==> flow/design.v <==
module alu (
  input [32-1:0] a, b, 
  input [2:0] s, 
  input ext,addcom,
  output [32-1:0] y );
  wire [4:0] shamt;
  wire signed [31:0] sa, sb, sy, slt;
  wire [31:0] sltu;
  wire [31:0] yy;
  assign sa = $signed(a);
  assign sb = $signed(b);
  assign shamt = b[4:0];
  assign sy = sa >>> shamt;
  assign sltu = a <b ? 1:0;
  assign slt = sa <sb ? 1:0;
  assign y = addcom ?  a+b: yy;
  assign yy = s==3'b000 & ext ? a-b:
  			 s==3'b000 & ~ext ? a+b:
             s==3'b100 ? a ^ b:
             s==3'b110 ? a | b:
             s==3'b111 ? a & b:
             s==3'b010 ? slt:
             s==3'b011 ? sltu:
             s==3'b001 ? a << shamt:
             s==3'b101 & ~ext ? a >> shamt:
             s==3'b101 & ext ? sy: 0;
endmodule
module rfile (
 input clk,
 input [5-1:0] a1, a2, a3,
 output [32-1:0] rd1, rd2,
 input [32-1:0] wd3,
 input we3);
	reg [32-1:0] rf[0:32-1];
	assign rd1 = |a1 == 0 ? 0: rf[a1];
	assign rd2 = |a2 == 0 ? 0: rf[a2];
	always @(negedge clk) 
		if(we3) rf[a3] <= wd3;
endmodule
module rv32i (
    input clk,
    rst_n,
    input [32-1:0] instr,
    input [32-1:0] readdata,
    output reg [32-1:0] pc,
    output [32-1:0] adrdata,
    output [32-1:0] writedata,
    output we,
    output ecall
);
  reg [32-1:0] pcplus4D;
  wire [32-1:0] pcplus4;
  reg [32-1:0] pcBranchMissed;
  reg [32-1:0] instrD;
  wire stall;
  wire btakenD;
  wire bra_op;
  assign pcplus4 = pc + 4;
  wire pre_bra_op;
  wire [32-1:0] pcbranch;
  wire branchMiss;
  reg [1:0] bra_history[0:31];
  wire [4:0] bra_history_address;
  reg [4:0] bra_history_addressD;
  wire [12:0] imm_bF;
  wire [2:0] funct3F;
  wire [6:0] funct7F;
  wire [7-1:0] opcodeF;
  wire [5-1:0] rs1F, rs2F, rdF;
  wire [19:0] sextF;
  assign {funct7F, rs2F, rs1F, funct3F, rdF, opcodeF} = instr;
  assign sextF = {20{instr[31]}};
  assign imm_bF = {funct7F[6], rdF[0], funct7F[5:0], rdF[4:1], 1'b0};
  assign pre_bra_op = (opcodeF == 7'b1100011);
  assign pcbranch = pcplus4 + {sextF[18:0], imm_bF};
  assign bra_history_address = pc[6:2];
  wire bra_history_now;
  assign bra_history_now = bra_history[bra_history_address][1];
  always @(posedge clk or negedge rst_n) begin
    if (!rst_n) instrD <= 0;
    else if (!stall & branchMiss & bra_op) instrD <= 32'b0000000000000000000000000_0110011;
    else if (!stall) instrD <= instr;
  end
  integer i;
  always @(posedge clk or negedge rst_n) begin
    if (!rst_n) begin
      pc <= 0;
      pcBranchMissed <= 0;
      bra_history_addressD <= 0;
    end else if (!stall & branchMiss & bra_op) pc <= pcBranchMissed;
    else if (!stall & pre_bra_op & bra_history_now) begin
      pc <= pcbranch;
      pcBranchMissed <= pcplus4;
      bra_history_addressD <= bra_history_address;
    end else if (!stall & pre_bra_op & !bra_history_now) begin
      pc <= pcplus4;
      pcBranchMissed <= pcbranch;
      bra_history_addressD <= bra_history_address;
    end else if (!stall & branchMiss & bra_op) pc <= pcBranchMissed;
    else if (!stall) pc <= pcplus4;
  end
  always @(posedge clk or negedge rst_n) begin
    if (!rst_n) begin
      for (i = 0; i < 32; i = i + 1) begin
        bra_history[i] <= 2'b10;
      end
    end else if (!stall & bra_op & btakenD & bra_history[bra_history_addressD] != 2'b11)
      bra_history[bra_history_addressD] <= bra_history[bra_history_addressD] + 1;
    else if (!stall & bra_op & !btakenD & bra_history[bra_history_addressD] != 2'b00)
      bra_history[bra_history_addressD] <= bra_history[bra_history_addressD] - 1;
  end
  wire addcom;
  wire [2:0] funct3;
  wire [6:0] funct7;
  wire [5-1:0] rs1, rs2, rd;
  wire [32-1:0] reg1, reg2, reg1f, reg2f;
  wire [7-1:0] opcode;
  wire [ 5-1:0] shamt;
  wire [7-1:0] func;
  wire [11:0] imm_i, imm_s;
  wire [12:0] imm_b;
  wire [20:0] imm_j, imm_u;
  wire rwe;
  wire alu_op, imm_op;
  wire sw_op, beq_op, bne_op, blt_op, bge_op, bltu_op, bgeu_op, lw_op;
  wire slt_op, ecall_op;
  wire lui_op;
  wire ext;
  wire signed [31:0] sreg1, sreg2;
  wire [19:0] sext;
  wire [32-1:0] imm;
  reg [32-1:0] immE, reg1E, reg2E;
  wire [32-1:0] resultdata;
  reg [5-1:0] rdE, rdW;
  reg [2:0] funct3E;
  reg extE, sw_opE, lw_opE, lw_opM, lui_opE, ecall_opE, rweE, rweM, addcomE;
  reg [5-1:0] rdM;
  reg rweW, alu_opE;
  reg [5-1:0] rs1E, rs2E;
  wire lwstall, branchstall;
  reg [32-1:0] resultM;
  assign sreg1 = $signed(reg1f);
  assign sreg2 = $signed(reg2f);
  assign {funct7, rs2, rs1, funct3, rd, opcode} = instrD;
  assign sext = {20{instrD[31]}};
  assign imm_i = {funct7, rs2};
  assign imm_s = {funct7, rd};
  assign imm_b = {funct7[6], rd[0], funct7[5:0], rd[4:1], 1'b0};
  assign imm_j = {instrD[31], instrD[19:12], instrD[20], instrD[30:21], 1'b0};
  assign imm_u = instrD[31:12];
  assign sw_op = (opcode == 7'b0100011) & (funct3 == 3'b010);
  assign lw_op = (opcode == 7'b0000011) & (funct3 == 3'b010);
  assign alu_op = (opcode == 7'b0110011);
  assign imm_op = (opcode == 7'b0010011);
  assign bra_op = (opcode == 7'b1100011);
  assign lui_op = (opcode == 7'b0110111);
  assign beq_op = bra_op & (funct3 == 3'b000);
  assign bne_op = bra_op & (funct3 == 3'b001);
  assign blt_op = bra_op & (funct3 == 3'b100);
  assign bge_op = bra_op & (funct3 == 3'b101);
  assign bltu_op = bra_op & (funct3 == 3'b110);
  assign bgeu_op = bra_op & (funct3 == 3'b111);
  assign ecall_op = (opcode == 7'b1110011) & (funct3 == 3'b000);
  assign ext = alu_op & funct7[5];
  assign imm = imm_op | lw_op ? {sext, imm_i}:
				sw_op ? {sext, imm_s}:
	      lui_op ? {imm_u,12'b0}: {sext[10:0], imm_j};
  assign rwe = lw_op | alu_op | imm_op | lui_op;
  assign addcom = (lw_op | sw_op);
  rfile rfile_1 (
      .clk(clk),
      .rd1(reg1),
      .a1 (rs1),
      .rd2(reg2),
      .a2 (rs2),
      .wd3(resultdata),
      .a3 (rdW),
      .we3(rweW)
  );
  assign lwstall = ((rs1 == rdE) | ((rs2 == rdE) & !imm_op)) & lw_opE;
  assign branchstall =  (bra_op & rweE & (rs1 == rdE | rs2 == rdE)) |
      (bra_op & lw_opM & (rs1 == rdM | rs2 == rdM));
  assign stall = lwstall | branchstall;
  assign branchMiss = btakenD != bra_history[bra_history_addressD][1];
  assign reg1f = (rs1 != 0) & (rs1 == rdM) & rweM ? resultM : reg1;
  assign reg2f = (rs2 != 0) & (rs2 == rdM) & rweM ? resultM : reg2;
  assign btakenD = beq_op & (reg1f == reg2f) | bne_op & (reg1f != reg2f) |
		blt_op & (sreg1<sreg2)  | bge_op & (sreg1>=sreg2)  |
		bltu_op & (reg1f<reg2f)  | bgeu_op & (reg1f>=reg2f);
  always @(posedge clk or negedge rst_n) begin
    if (!rst_n) begin
      reg1E <= 0;
      reg2E <= 0;
      rdE <= 0;
      rs1E <= 0;
      rs2E <= 0;
      funct3E <= 0;
      sw_opE <= 0;
      lw_opE <= 0;
      ecall_opE <= 0;
      lui_opE <= 0;
      alu_opE <= 0;
      rweE <= 0;
      addcomE <= 0;
      extE <= 0;
      immE <= 0;
    end else if (stall) begin
      sw_opE <= 0;
      rweE   <= 0;
      lw_opE <= 0;
    end else begin
      reg1E <= reg1f;
      reg2E <= reg2f;
      rdE <= rd;
      rs1E <= rs1;
      rs2E <= rs2;
      funct3E <= funct3;
      sw_opE <= sw_op;
      lw_opE <= lw_op;
      ecall_opE <= ecall_op;
      lui_opE <= lui_op;
      alu_opE <= alu_op;
      rweE <= rwe;
      addcomE <= addcom;
      extE <= ext;
      immE <= imm;
    end
  end
  wire [32-1:0] srca, srcb, alub, result, aluresult;
  reg [32-1:0] alubM;
  reg sw_opM, ecall_opM;
  wire [32-1:0] fdata;
  reg  [32-1:0] fdataW;
  assign result = lui_opE ? immE : aluresult;
  assign srca = rweM & rs1E!=0 & rdM == rs1E ? resultM:
				rweW & rs1E!=0 & rdW == rs1E ? fdataW: reg1E;
  assign srcb = alu_opE ? alub : immE;
  assign alub = rweM & rs2E!=0 & rdM == rs2E ? resultM:
				rweW & rs2E!=0 & rdW == rs2E ? fdataW: reg2E;
  alu alu_1 (
      .a(srca),
      .b(srcb),
      .s(funct3E),
      .ext(extE),
      .addcom(addcomE),
      .y(aluresult)
  );
  always @(posedge clk or negedge rst_n) begin
    if (!rst_n) begin
      resultM <= 0;
      alubM <= 0;
      rdM <= 0;
      rweM <= 0;
      sw_opM <= 0;
      lw_opM <= 0;
      ecall_opM <= 0;
    end else begin
      resultM <= result;
      alubM <= alub;
      rdM <= rdE;
      rweM <= rweE;
      sw_opM <= sw_opE;
      lw_opM <= lw_opE;
      ecall_opM <= ecall_opE;
    end
  end
  reg lw_opW, ecall_opW;
  reg [32-1:0] resultW;
  reg [32-1:0] readdataW;
  assign we = sw_opM;
  assign adrdata = resultM;
  assign writedata = alubM;
  assign fdata = lw_opM ? readdata : resultM;
  always @(posedge clk or negedge rst_n) begin
    if (!rst_n) begin
      lw_opW <= 0;
      ecall_opW <= 0;
      rdW <= 0;
      rweW <= 0;
      fdataW <= 0;
      resultW <= 0;
      readdataW <= 0;
    end else begin
      lw_opW <= lw_opM;
      ecall_opW <= ecall_opM;
      rdW <= rdM;
      rweW <= rweM;
      readdataW <= readdata;
      fdataW <= fdata;
      resultW <= resultM;
    end
  end
  assign ecall = ecall_opW;
  assign resultdata = lw_opW ? readdataW : resultW;
endmodule
# [Step by step through the tools: rv32i]
# Tool output for the design above, in the order of the flow.
# Line numbers count from 1 in the design file above.
# Library cell names are shortened.
# A cell with - has no value.
[inputs] top_module="rv32i" clk_port="clk" lib="sky130hd" corner="tt_025C_1v80"

# [Word level]
# Yosys after proc, flatten, opt, wreduce and memory -nomap, before mapping. Print and check cells are not counted.
# Yosys's memory passes give these memory sizes; they may raise the number of words (mostly to a power of two), join words into wider ones and drop unused or constant bits.
[classes] add_sub_neg=6 cmp=6 eq_ne=97 shifts=3 n_mux=178 n_logic=68 reduce_and_logical=52
[op_table] cell="32-bit 2-to-1 mux" n=32
[op_table] cell="2-bit 2-to-1 mux" n=132
[op_table] cell="5-bit == test (second input constant)" n=32
[op_table] cell="32-bit less-than comparator" n=4
[op_table] cell="2-bit parallel mux with 32-bit select" n=2
[op_table] cell="31-bit 2-to-1 mux" n=3
[op_table] cell="5-bit by 4-bit == test with 1-bit output (second input constant)" n=16
[op_table] cell="2-bit AND reduction" n=33
[op_table] cell="32-bit adder" n=2
[op_table] cell="32-bit >= comparator" n=2
[op_table] cell="32-bit logical NOT" n=2
[op_table] cell="1-bit bitwise AND" n=48
[op_table] cell="5-bit by 3-bit == test with 1-bit output (second input constant)" n=8
[op_table] cell="5-bit == test" n=8
[op_table] cell="32-bit by 3-bit adder with 32-bit output (second input constant)" n=1
[op_table] cell="32-bit subtractor" n=1
[op_table] cell="32-bit == test" n=1
[op_table] cell="32-bit != test" n=1
[op_table] cell="32-bit bitwise AND" n=1
[op_table] cell="32-bit OR" n=1
[op_table] cell="32-bit bitwise XOR" n=1
[op_table] cell="32-bit by 5-bit << shifter with 32-bit output" n=1
[op_table] cell="32-bit by 5-bit >> shifter with 32-bit output" n=1
[op_table] cell="32-bit by 5-bit >>> shifter with 32-bit output" n=1
[op_table] cell="3-bit == test (second input constant)" n=8
[op_table] cell="7-bit by 6-bit == test with 1-bit output (second input constant)" n=3
[op_table] cell="7-bit == test (second input constant)" n=3
[op_table] cell="5-bit by 2-bit == test with 1-bit output (second input constant)" n=4
# Not listed: further kinds 20, cells in them 58.
[bits] register_bits=464 mem_bits_rw=1024 memories=1 inputBits=66 out_inout_bits=98 elab_cells=476
[memory_table] memory="rfile_1.rf" words=32 word_bits=32 read_ports=2 write_ports=1 line=34 text="reg [32-1:0] rf[0:32-1];"

# [Depth]
# Yosys ltp: most cells in a row. Word level: on the elaborated netlist, between registers, memories and ports. Mapped: between sequential cells and ports; inverters and the memories' decode and read muxes count.
[depth] ltp_word=22 ABC_AREA=0 ltp_mapped=23 mapped_depth_nobuf=20

# [After synthesis]
# Source: synth_stat.txt of the flow (Yosys; design flattened, memories mapped). It holds for the ABC_AREA given above (unset counts as 0); a run with the other value may have another netlist.
[synth_totals] stdcells=6193 area_um2=81475.6 seq_area_um2=42400.7 ffs=1488 n_buf=475
[by_type] cell="edfxtp_1" n=1024 type_area_um2=3.07E+04
[by_type] cell="mux4_2" n=624 type_area_um2=1.41E+04
[by_type] cell="dfrtp_1" n=432 type_area_um2=1.08E+04
[by_type] cell="nand2_1" n=582 type_area_um2=2.18E+03
[by_type] cell="ha_1" n=166 type_area_um2=2.08E+03
[by_type] cell="mux2_2" n=181 type_area_um2=2.04E+03
[by_type] cell="mux2i_1" n=192 type_area_um2=1.92E+03
[by_type] cell="o21ai_0" n=315 type_area_um2=1.58E+03
[by_type] cell="a21oi_1" n=281 type_area_um2=1.41E+03
[by_type] cell="clkbuf_1" n=356 type_area_um2=1.34E+03
[by_type] cell="nor2_1" n=315 type_area_um2=1.18E+03
[by_type] cell="dfstp_2" n=32 type_area_um2=840.806
[by_type] cell="xnor2_1" n=90 type_area_um2=788.256
[by_type] cell="nor3_1" n=138 type_area_um2=690.662
[by_type] cell="a211oi_1" n=87 type_area_um2=653.126
[by_type] cell="o31ai_1" n=82 type_area_um2=615.59
[by_type] cell="a31oi_1" n=94 type_area_um2=588.064
[by_type] cell="nand3_1" n=117 type_area_um2=585.562
# Other cell types: 77; their cells: 1085.
# By module: a second synthesis without flattening, with its own total; a netlist apart from the flattened one above.
[unflattened] cells_unflattened=6406 hier_area_um2=82191.3
# Rows give one instance, submodules left out.
[by_module] module="rfile" n_inst=1 n_cells=2542 mod_area_um2=47658.2 seq_area_um2=30749.5
[by_module] module="rv32i" n_inst=1 n_cells=2532 mod_area_um2=24976.5 seq_area_um2=11651.2
[by_module] module="alu" n_inst=1 n_cells=1332 mod_area_um2=9556.7 seq_area_um2=0.0

--- measured runs ---
Top module rv32i; platform sky130hd; tools Yosys and OpenROAD; 5 stored runs in no particular order. Input and output delays are each 20% of the period that was set; the output load is 0.01 pF.
[record 1] settings: CAP_MARGIN=30, CELL_PAD_IN_SITES_DETAIL_PLACEMENT=2, CELL_PAD_IN_SITES_GLOBAL_PLACEMENT=2, CORE_ASPECT_RATIO=0.6, CORE_UTILIZATION=41, CTS_CLUSTER_DIAMETER=252, MIN_ROUTING_LAYER=met2, PLACE_DENSITY_LB_ADDON=0.08, SLEW_MARGIN=40, TNS_END_PERCENT=25, period_ns=11.5, CORE_MARGIN=2
[record 1] result: did not finish, routing stopped with GRT-0116
[record 2] settings: CAP_MARGIN=40, SLEW_MARGIN=40, period_ns=10.2, CORE_MARGIN=2, CORE_UTILIZATION=40
[record 2] result: chip area after synthesis (Yosys) 81475.6 um^2, die area 207316.0 um^2, standard-cell area of the final layout 98812.3 um^2, worst setup slack after layout -0.158 ns, total negative slack -5.869 ns
[record 3] settings: ABC_AREA=0, CELL_PAD_IN_SITES_DETAIL_PLACEMENT=1, CELL_PAD_IN_SITES_GLOBAL_PLACEMENT=2, CORE_ASPECT_RATIO=1.24, CORE_MARGIN=7, GPL_TIMING_DRIVEN=0, HOLD_SLACK_MARGIN=0.02, MAX_ROUTING_LAYER=met4, MIN_ROUTING_LAYER=met2, PLACE_DENSITY_LB_ADDON=0.19, SLEW_MARGIN=35, TNS_END_PERCENT=80, period_ns=6.92, CAP_MARGIN=20, CORE_UTILIZATION=40
[record 3] result: did not finish, routing stopped with GRT-0116
[record 4] settings: ABC_AREA=1, CAP_MARGIN=15, CELL_PAD_IN_SITES_DETAIL_PLACEMENT=1, CORE_MARGIN=10, CORE_UTILIZATION=29, CTS_CLUSTER_SIZE=91, MIN_ROUTING_LAYER=met1, PLACE_DENSITY=0.84, SLEW_MARGIN=25, TNS_END_PERCENT=95, period_ns=6.93
[record 4] result: did not finish, routing stopped with GRT-0116
[record 5] settings: ABC_AREA=1, CAP_MARGIN=30, CELL_PAD_IN_SITES_DETAIL_PLACEMENT=1, CELL_PAD_IN_SITES_GLOBAL_PLACEMENT=2, CORE_ASPECT_RATIO=1.62, CORE_UTILIZATION=58, CTS_CLUSTER_DIAMETER=257, GPL_ROUTABILITY_DRIVEN=1, MIN_ROUTING_LAYER=met2, PLACE_DENSITY_LB_ADDON=0.08, SLEW_MARGIN=35, TNS_END_PERCENT=25, period_ns=8.26, CORE_MARGIN=2
[record 5] result: did not finish, placement stopped with FLW-0024
--- end ---
